==> flow/design.v <==
module ALU#(
  parameter WIDTH = 32
)(
  input [WIDTH - 1:0] a, b,
  input [2:0] m,
  output reg [WIDTH - 1:0] y,
  output reg cf, of, zf
);
  always @(*) begin
    case (m)
      3'b000: y = a + b;
      3'b001: y = a - b;
      3'b010: y = a & b;
      3'b011: y = a | b;
      3'b100: y = a ^ b;
      default: y = 0;
    endcase
  end
  always @(*) begin
    case ({m[0], a[WIDTH - 1], b[WIDTH - 1], y[WIDTH - 1]})
      4'b0111, 4'b0010, 4'b0100, 4'b1111, 4'b1001, 4'b1010: cf = 1;
      default: cf = 0;
    endcase
  end
  always @(*) begin
    case ({m[0], a[WIDTH - 1], b[WIDTH - 1], y[WIDTH - 1]})
      4'b0001, 4'b0110, 4'b1011, 4'b1100: of = 1;
      default: of = 0;
    endcase
  end
  always @(*) begin
    zf = ~(| y[0]);
  end
endmodule
module RegFile#(
  parameter WIDTH = 32
)(
  input clk, rst, we,
  input [4:0] ra0, ra1, wa,
  input [WIDTH - 1:0] wd,
  output reg [WIDTH - 1:0] rd0, rd1
);
  reg [WIDTH - 1:0] regvec[31:0];
  always @(*) begin
    rd0 = (we & (wa == ra0) & (| ra0)) ? wd : regvec[ra0];
    rd1 = (we & (wa == ra1) & (| ra1)) ? wd : regvec[ra1];
  end
  integer i;
  always @(posedge clk) begin
    if (rst) begin
      for (i = 0; i < 32; i = i + 1) begin
        regvec[i] <= 0;
      end
    end else begin
      if (we) begin
        if (wa != 0) begin
          regvec[wa] <= wd;
        end
      end
    end
  end
endmodule
module Ctl(
  input clk, rst,
  input [31:0] ins,
  output f_jmp, f_branch, f_rd, f_rw, f_m2r, f_mw, f_alus, f_aluo, f_choke
);
  wire [5:0] op;
  assign op = ins[31:26];
  wire [4:0] ra0;
  assign ra0 = ins[25:21];
  wire [4:0] ra1;
  assign ra1 = ins[20:16];
  reg [31:0] pre_ins;
  wire [5:0] pre_op;
  assign pre_op = pre_ins[31:26];
  wire [4:0] pre_wa;
  assign pre_wa = pre_ins[20:16];
  assign f_choke = (pre_op == 6'b000100) || (
    (pre_op == 6'b100011) && (| pre_wa) && (
      (
        (op != 6'b000010) && (ra0 == pre_wa)
      ) || (
        ((op == 6'b000000) || (op == 6'b000100) || (op == 6'b101011)) && (ra1 == pre_wa)
      )
    )
  );
  assign f_jmp = f_choke ? 0 : op == 6'b000010;
  always @(posedge clk) begin
    if (rst) begin
      pre_ins <= 0;
    end else begin
      pre_ins <= f_choke ? 0 : ins;
    end
  end
  reg ifid_branch, ifid_rd, ifid_rw, ifid_m2r, ifid_mw, ifid_alus, ifid_aluo;
  always @(posedge clk) begin
    if (f_choke || rst) begin
      ifid_branch <= 0;
      ifid_rw <= 0;
      ifid_m2r <= 0;
      ifid_mw <= 0;
      ifid_alus <= 0;
      ifid_aluo <= 0;
      ifid_rd <= 0;
    end else begin
      ifid_rw <= (op == 6'b000000) || (op == 6'b001000) || (op == 6'b100011);
      ifid_m2r <= op == 6'b100011;
      ifid_mw <= op == 6'b101011;
      ifid_alus <= (op == 6'b001000) || (op == 6'b100011) || (op == 6'b101011);
      ifid_aluo <= op == 6'b000100;
      ifid_branch <= op == 6'b000100;
      ifid_rd <= op == 6'b000000;
    end
  end
  assign f_rd = ifid_rd;
  assign f_branch = ifid_branch;
  reg idex_rw, idex_m2r, idex_mw, idex_alus, idex_aluo;
  always @(posedge clk) begin
    if (rst) begin
      idex_rw <= 0;
      idex_m2r <= 0;
      idex_mw <= 0;
      idex_alus <= 0;
      idex_aluo <= 0;
    end else begin
      idex_rw <= ifid_rw;
      idex_m2r <= ifid_m2r;
      idex_mw <= ifid_mw;
      idex_alus <= ifid_alus;
      idex_aluo <= ifid_aluo;
    end
  end
  assign f_alus = idex_alus;
  assign f_aluo = idex_aluo;
  reg exmem_rw, exmem_m2r, exmem_mw;
  always @(posedge clk) begin
    if (rst) begin
      exmem_rw <= 0;
      exmem_m2r <= 0;
      exmem_mw <= 0;
    end else begin
      exmem_rw <= idex_rw;
      exmem_m2r <= idex_m2r;
      exmem_mw <= idex_mw;
    end
  end
  assign f_mw = exmem_mw;
  reg memwb_rw, memwb_m2r;
  always @(posedge clk) begin
    if (rst) begin
      memwb_m2r <= 0;
      memwb_rw <= 0;
    end else begin
      memwb_m2r <= exmem_m2r;
      memwb_rw <= exmem_rw;
    end
  end
  assign f_m2r = memwb_m2r;
  assign f_rw = memwb_rw;
endmodule
module PipelineCPU(
  input clk, rst,
  output [8:0] imem_addr,
  input [31:0] imem_data,
  output [8:0] dmem_addr,
  output [31:0] dmem_wdata,
  output dmem_we,
  input [31:0] dmem_rdata
);
  wire [8:0] ins_a;
  wire [31:0] ins_spo;
  wire reg_we;
  wire [4:0] ra0, ra1, wa;
  wire [31:0] rd0, rd1, wd;
  RegFile#(.WIDTH(32)) reg_file(
    .clk(clk), .rst(rst), .we(reg_we), .ra0(ra0), .ra1(ra1), .wa(wa), .wd(wd),.rd0(rd0), .rd1(rd1));
  wire [31:0] a, b, y;
  wire [2:0] m;
  wire zf;
  ALU#(.WIDTH(32)) alu(.a(a), .b(b), .m(m), .y(y), .zf(zf));
  wire mem_we;
  wire [8:0] mem_a;
  wire [31:0] mem_d, mem_spo;
  assign imem_addr = ins_a;
  assign ins_spo = imem_data;
  assign dmem_addr = mem_a;
  assign dmem_wdata = mem_d;
  assign dmem_we = mem_we;
  assign mem_spo = dmem_rdata;
  wire [5:0] op;
  wire f_jmp, f_branch, f_rd, f_rw, f_m2r, f_mw, f_alus, f_aluo;
  wire f_choke;
  Ctl ctl(
    .clk(clk), .rst(rst), .ins(ins_spo),
    .f_jmp(f_jmp), .f_branch(f_branch), .f_rd(f_rd), .f_rw(f_rw),
    .f_m2r(f_m2r), .f_mw(f_mw), .f_alus(f_alus), .f_aluo(f_aluo),
    .f_choke(f_choke));
  reg [31:0] pc;
  assign ins_a = pc[10:0] >> 2;
  wire [31:0] npc_ser;
  assign npc_ser = pc + 4;
  wire [31:0] npc_j;
  assign npc_j = {npc_ser[31:28], ins_spo[25:0] << 2};
  assign op = ins_spo[31:26];
  reg [31:0] ifid_ins, ifid_npc_ser;
  reg ifid_valid;
  always @(posedge clk) begin
    if (rst) begin
      ifid_ins <= 0;
      ifid_valid <= 0;
    end else begin
      ifid_ins <= ins_spo;
      ifid_valid <= ~f_choke;
    end
    ifid_npc_ser <= npc_ser;
  end
  assign ra0 = ifid_ins[25:21];
  assign ra1 = ifid_ins[20:16];
  wire [4:0] wa_pre;
  assign wa_pre = f_rd ? ifid_ins[15:11] : ifid_ins[20:16];
  wire [31:0] imm;
  assign imm = {{16{ifid_ins[15]}}, ifid_ins[15:0]};
  wire w_ex2wb;
  assign w_ex2wb = ifid_valid && (((ifid_ins[31:26] == 6'b000000) && (| ifid_ins[15:11]))
    || ((ifid_ins[31:26] == 6'b001000) && (| ifid_ins[20:16])));
  wire w_mem2wb;
  assign w_mem2wb = ifid_valid && (ifid_ins[31:26] == 6'b100011) && (| ifid_ins[20:16]);
  reg [31:0] idex_rd0, idex_rd1, idex_imm, idex_npc_ser;
  reg [31:0] exmem_y;
  reg [4:0] idex_wa, exmem_wa;
  reg idex_w_ex2wb, exmem_w_ex2wb;
  reg idex_w_mem2wb, exmem_w_mem2wb;
  wire [31:0] rd0_bypass, rd1_bypass;
  assign rd0_bypass = (| ra0) ? (
    idex_w_ex2wb && (ra0 == idex_wa) ? y : (
      exmem_w_mem2wb && (ra0 == exmem_wa) ? mem_spo : (
        exmem_w_ex2wb && (ra0 == exmem_wa) ? exmem_y : rd0
      )
    )
  ) : 0;
  assign rd1_bypass = (| ra1) ? (
    idex_w_ex2wb && (ra1 == idex_wa) ? y : (
      exmem_w_mem2wb && (ra1 == exmem_wa) ? mem_spo : (
        exmem_w_ex2wb && (ra1 == exmem_wa) ? exmem_y : rd1
      )
    )
  ) : 0;
  wire [31:0] npc_beq;
  assign npc_beq = ifid_npc_ser + (imm << 2);
  wire beq_zf;
  assign beq_zf = rd0_bypass == rd1_bypass;
  wire [31:0] npc;
  assign npc = rst ? 0 : (
    f_jmp ? npc_j : (
      f_branch & beq_zf ? npc_beq : (
        f_choke ? pc : npc_ser
      )
    )
  );
  always @(posedge clk) begin
    idex_rd0 <= rd0_bypass;
    idex_rd1 <= rd1_bypass;
    idex_imm <= imm;
    idex_npc_ser <= ifid_npc_ser;
    idex_wa <= wa_pre;
    if (rst) begin
      idex_w_ex2wb <= 0;
      idex_w_mem2wb <= 0;
    end else begin
      idex_w_ex2wb <= w_ex2wb;
      idex_w_mem2wb <= w_mem2wb;
    end
  end
  assign a = idex_rd0;
  assign b = f_alus ? idex_imm : idex_rd1;
  assign m = f_aluo;
  always @(posedge clk) begin
    pc <= npc;
  end
  reg [31:0] exmem_mem_d;
  always @(posedge clk) begin
    exmem_y <= y;
    exmem_mem_d <= idex_rd1;
    exmem_wa <= idex_wa;
    if (rst) begin
      exmem_w_ex2wb <= 0;
      exmem_w_mem2wb <= 0;
    end else begin
      exmem_w_ex2wb <= idex_w_ex2wb;
      exmem_w_mem2wb <= idex_w_mem2wb;
    end
  end
  assign mem_a = exmem_y[10:0] >> 2;
  assign mem_d = exmem_mem_d;
  assign mem_we = f_mw;
  reg [31:0] memwb_mem_spo, memwb_y;
  reg [4:0] memwb_wa;
  always @(posedge clk) begin
    memwb_mem_spo <= mem_spo;
    memwb_y <= exmem_y;
    memwb_wa <= exmem_wa;
  end
  assign wa = memwb_wa;
  assign wd = f_m2r ? memwb_mem_spo : memwb_y;
  assign reg_we = f_rw;
endmodule
======== Reports on PipelineCPU ========
Tool output for the design above, in the order of the flow.
Line numbers count from 1 in the design file above.
Operators: Yosys type, input widths -> output width; for muxes data width and select width s.
Library cell names are shortened.
The mark - stands for no value.
set-up
  top ..................................... PipelineCPU
  clock port .............................. clk
  standard-cell library ................... sky130hd
  corner .................................. tt_025C_1v80

======== After elaboration ========
Yosys after proc, flatten, opt, wreduce and memory -nomap, before mapping. Print and check cells are not counted. Equal cells are merged and count once.
Yosys's memory passes give these memory sizes; they may raise the number of words (mostly to a power of two), join words into wider ones and drop unused or constant bits.
operators by class
  reduce/logical cells .................... 34
  add/sub/neg operators ................... 4
  bitwise gates (word level) .............. 6
  mux-type cells .......................... 30
  equal/unequal tests ..................... 20
operators with widths
  cell                   count
  $mux 32                18
  $add 32x32->32         2
  $pmux 32 s2            1
  $eq 5x5->1             8
  $add 32x3->32 const B  1
  $sub 32x32->32         1
  $eq 32x32->1           1
  $mux 5                 6
  $eq 6x6->1 const B     4
  $reduce_or 5->1        4
  $logic_and 1x1->1      15
  $eq 6x3->1 const B     2
  $eq 6x4->1 const B     2
  $logic_not 6->1        2
  $logic_or 1x1->1       10
  $eq 6x2->1 const B     1
  $ne 6x2->1 const B     1
  $and 1x1->1            5
  $reduce_bool 5->1      1
  $mux 1                 5
  $ne 3x3->1 const B     1
  $logic_not 3->1        1
  $reduce_or 2->1        1
  $not 1->1              1
storage and ports
  bits in writable memories ............... 1024
  elaborated cells ........................ 130
  output and inout bits ................... 51
  input port bits ......................... 66
  memory cells ............................ 1
  register bits after elaboration ......... 372
memory list
  name             depth  width  line  source
  reg_file.regvec  32     32     43    reg [WIDTH - 1:0] regvec[31:0];

======== Longest topological paths ========
Longest topological path by Yosys (ltp), each cell counted once; first at word level (registers and memories cut), then after technology mapping (sequential cells cut; the memories' decode and read muxes count).
logic depth
  word-level depth ........................ 12
  ABC_AREA ................................ 0
  depth in mapped cells ................... 36
  depth with buffers taken out ............ 28

======== Mapped cells and area ========
The flow's flattened synthesis, as Yosys stat reports it; memories are mapped. The netlist is that of the ABC_AREA named above (0 if unset); the other value can give another one.
Totals and module areas in this step are rounded.
mapped netlist
  cell area after synthesis ............... 67000 µm²
  cell count .............................. 5390
  buffers ................................. 492
  sequential area ......................... 37000 µm²
  mapped flip-flops ....................... 1329
cell types
  cell      count  area in all (µm²)
  edfxtp_1  1024   3.07E+04
  mux4_2    402    9.05E+03
  dfxtp_1   305    6.11E+03
  nor2_1    1162   4.36E+03
  mux2i_1   249    2492.39
  clkbuf_1  305    1.14E+03
  nand2_1   208    780.749
  xnor2_1   79     691.914
  mux2_2    61     686.909
  a21oi_1   130    650.624
  o21ai_0   130    650.624
  ha_1      41     512.992
  o22ai_1   82     512.992
  xor2_1    57     499.229
  nor2b_1   77     481.712
  a22oi_1   61     457.939
  mux4_1    17     446.678
  nand2b_1  70     437.92
Other cell types: 79; their cells: 930.
By module: a second synthesis without flattening, with its own total; a netlist apart from the flattened one above.
unflattened totals
  cells (unflattened synthesis) ........... 5481
  area (unflattened synthesis) ............ 71000 µm²
Each row is one instance without its submodules.
by module
  module              cells  area (µm²)  seq. area (µm²)  times used
  RegFile (WIDTH=32)  3714   55000       31000            1
  PipelineCPU         1055   11000       5600             1
  ALU (WIDTH=32)      617    4200        0.0              1
  Ctl                 95     1000        540              1

======== Path before layout ========
Source: OpenSTA report_checks on the synthesized netlist (no wires, ideal clock, input and output delay 20% of the period each), path of least setup slack; recovery checks are left aside. Register names are those of the netlist, which keeps one name where synthesis merged equal registers.
timing post-synthesis
  path kind ............................... register to register
  start ................................... reg ctl.idex_alus
  end ..................................... reg pc[3]
  data required time ...................... 6.400 ns
  arrival time ............................ 7.203 ns
  path slack .............................. -0.803 ns
  launch time at the first pin ............ 0.000 ns
  path buffers ............................ 7
  delay of the path ....................... 7.303 ns
  clock period ............................ 6.5 ns
  library setup time ...................... 0.100 ns
  driving pins on the path ................ 35
  period reached after synthesis .......... 7.303 ns
"delay of the path" is the arrival time less input delay plus setup time.
"driving pins on the path": output pins that drive a net of the path, with the launching flip-flop's if there is one; two outputs of one cell count as two.
"period reached after synthesis" = period - worst setup slack (recovery checks aside). The figure is calculated, with input and output delays left at 20% of the set period.
Between the ends stands the longest chain of elaborated cells between them, by number of cells; it is not shown to be the way that was timed. Of several equally long chains one is given.
Each line given opens the expression or statement behind the cell; cells for indexed reads and writes are added by Yosys, which also makes memories of some case tables.
on the way, post-synthesis
  cell sequence ........................... dfxtp_1 clkbuf_1 clkbuf_1 clkbuf_1 buf_1 buf_1 clkbuf_1 mux2i_1 ha_1 o21a_1 o21ai_0 nor2_1 and3_1 and3_1 and2_1 nand3_1 nand2b_1 mux2i_1 nand2_1 o21ai_0 ha_1 clkbuf_1 o21a_1 a21oi_1 nor2_1 o41ai_1 o21ai_0 xnor2_1 a221oi_1 xor2_1 a2111oi_4 nand3_1 nor4b_4 o22ai_1 a2111oi_4
  cells in the longest elaborated chain ... 9
  elaborated cells between the ends (all ways) .. 13
  RTL lines with such cells ............... 11
  classes of those cells .................. add/sub: 2; eq/ne: 2; mux: 8; logic: 1
ends and longest elaborated chain, post-synthesis
  what                line  source
  start: declaration  118   reg idex_rw, idex_m2r, idex_mw, idex_alus, idex_aluo;
  start: assignment   124   idex_alus <= 0;
  start: assignment   130   idex_alus <= ifid_alus;
  $mux 32             276   assign b = f_alus ? idex_imm : idex_rd1;
  $sub 32x32->32      12    3'b001: y = a - b;
  $pmux 32 s2         10    case (m)
  $mux 32             243   idex_w_ex2wb && (ra1 == idex_wa) ? y : (
  $mux 32             242   assign rd1_bypass = (| ra1) ? (
  $eq 32x32->1        252   assign beq_zf = rd0_bypass == rd1_bypass;
  $and 1x1->1         256   f_branch & beq_zf ? npc_beq : (
  $mux 32             256
  $mux 32             255   f_jmp ? npc_j : (
  end: assignment     279   pc <= npc;
  end: declaration    199   reg [31:0] pc;
Nets of the timed path that keep an RTL name, with a line that drives or declares them; the list need not be complete.
named nets, post-synthesis
  net             line
  rd1_bypass[30]  242

======== Worst path after layout ========
From the final timing report of entry A: the path of least setup slack in the routed layout; clock arrival at registers is part of the times.
timing after layout
  path kind ............................... register to register
  start ................................... reg ifid_ins[17]
  end ..................................... reg pc[7]
  driving pins on the path ................ 18
  data required time ...................... 7.19 ns
  launch time at the first pin ............ 0.79 ns
  clock period ............................ 6.5 ns
  path buffers ............................ 4
  library setup time ...................... 0.11 ns
  path slack .............................. 0.56 ns
  arrival time ............................ 6.63 ns
Between the ends stands the longest chain of elaborated cells between them, by number of cells; it is not shown to be the way that was timed. Of several equally long chains one is given.
on the way, after layout
  cell sequence ........................... dfxtp_4 buf_12 nand3b_1 buf_4 o22ai_1 nor4_1 nor3_1 o22ai_1 xor2_1 a2111oi_4 nand4_1 nor4_4 nand3_2 nor4b_4 buf_12 buf_12 a2111oi_4 a221o_1
  cells in the longest elaborated chain ... 12
  elaborated cells between the ends (all ways) .. 19
  classes of those cells .................. eq/ne: 5; mux: 7; logic: 3; reduce/logical: 4
ends and longest elaborated chain, after layout
  what                      line  source
  start: declaration        206   reg [31:0] ifid_ins, ifid_npc_ser;
  start: assignment         210   ifid_ins <= 0;
  start: assignment         213   ifid_ins <= ins_spo;
  $eq 5x5->1                46    rd1 = (we & (wa == ra1) & (| ra1)) ? wd : regvec[ra1];
  $and 1x1->1 (2 in a row)  46
  $mux 32                   46
  $mux 32                   245   exmem_w_ex2wb && (ra1 == exmem_wa) ? exmem_y : rd1
  $mux 32                   244   exmem_w_mem2wb && (ra1 == exmem_wa) ? mem_spo : (
  $mux 32                   243   idex_w_ex2wb && (ra1 == idex_wa) ? y : (
  $mux 32                   242   assign rd1_bypass = (| ra1) ? (
  $eq 32x32->1              252   assign beq_zf = rd0_bypass == rd1_bypass;
  $and 1x1->1               256   f_branch & beq_zf ? npc_beq : (
  $mux 32                   256
  $mux 32                   255   f_jmp ? npc_j : (
  end: assignment           279   pc <= npc;
  end: declaration          199   reg [31:0] pc;
Nets of the timed path that keep an RTL name, with a line that drives or declares them; the list need not be complete.
named nets, after layout
  net             line
  rd1_bypass[18]  242

# Flow runs of PipelineCPU

Stored flow runs of PipelineCPU (4 of them; Yosys, OpenROAD, sky130hd). They differ in their settings and are not a sequence. Constraints: input delay and output delay 20% of the set period each, output load 0.01 pF.
"period reached": clock period set for the run, less the worst setup slack. It is reckoned from that one timing run; input and output delays stay at 20% of the period that was set.
By "total power after layout" is meant OpenSTA's value without simulated activity: inputs other than the clock are taken to toggle once in ten clock periods, and the tool carries that through the logic.
Values from the reports are rounded here.

---- entry A ----
settings
  CORE_UTILIZATION = 40
  SETUP_SLACK_MARGIN = 0.4
  period_ns = 6.5
  CAP_MARGIN = 20
  CORE_MARGIN = 2
  SLEW_MARGIN = 20
results
  lowest setup slack ...................... 0.56 ns
  synthesized cell area ................... 67000 µm²
  total power after layout ................ 0.023 W
  standard-cell area of the final layout .. 77000 µm²
  utilization of the finished layout ...... 46 %
  setup TNS ............................... 0.000 ns
  die outline area ........................ 170000 µm²
  period reached .......................... 5.944 ns

---- entry B ----
settings
  ABC_AREA = 0
  CELL_PAD_IN_SITES_GLOBAL_PLACEMENT = 1
  CORE_ASPECT_RATIO = 0.93
  CORE_MARGIN = 3
  CORE_UTILIZATION = 64
  CTS_CLUSTER_DIAMETER = 315
  CTS_CLUSTER_SIZE = 90
  GPL_TIMING_DRIVEN = 0
  HOLD_SLACK_MARGIN = -0.1
  MAX_ROUTING_LAYER = met5
  MIN_ROUTING_LAYER = met2
  SETUP_SLACK_MARGIN = 0.92
  SLEW_MARGIN = 30
  period_ns = 8.31
  CAP_MARGIN = 20
results
  incomplete, routing halted on GRT-0116

---- entry C ----
settings
  ABC_AREA = 0
  CELL_PAD_IN_SITES_GLOBAL_PLACEMENT = 1
  CORE_ASPECT_RATIO = 0.93
  CORE_MARGIN = 7
  CORE_UTILIZATION = 61
  CTS_CLUSTER_DIAMETER = 315
  CTS_CLUSTER_SIZE = 90
  GPL_TIMING_DRIVEN = 0
  HOLD_SLACK_MARGIN = -0.1
  MAX_ROUTING_LAYER = met5
  MIN_ROUTING_LAYER = met2
  SETUP_SLACK_MARGIN = 0.92
  SLEW_MARGIN = 30
  period_ns = 8.31
  CAP_MARGIN = 20
results
  incomplete, routing halted on GRT-0116

---- entry D ----
settings
  ABC_AREA = 0
  CAP_MARGIN = 5
  CELL_PAD_IN_SITES_DETAIL_PLACEMENT = 2
  CELL_PAD_IN_SITES_GLOBAL_PLACEMENT = 2
  CORE_ASPECT_RATIO = 1.07
  CORE_MARGIN = 8
  CORE_UTILIZATION = 61
  CTS_CLUSTER_DIAMETER = 315
  CTS_CLUSTER_SIZE = 68
  GPL_TIMING_DRIVEN = 0
  HOLD_SLACK_MARGIN = -0.1
  MAX_ROUTING_LAYER = met5
  MIN_ROUTING_LAYER = met2
  SETUP_SLACK_MARGIN = 0.64
  SLEW_MARGIN = 30
  period_ns = 8.42
results
  incomplete, placement halted on DPL-0033
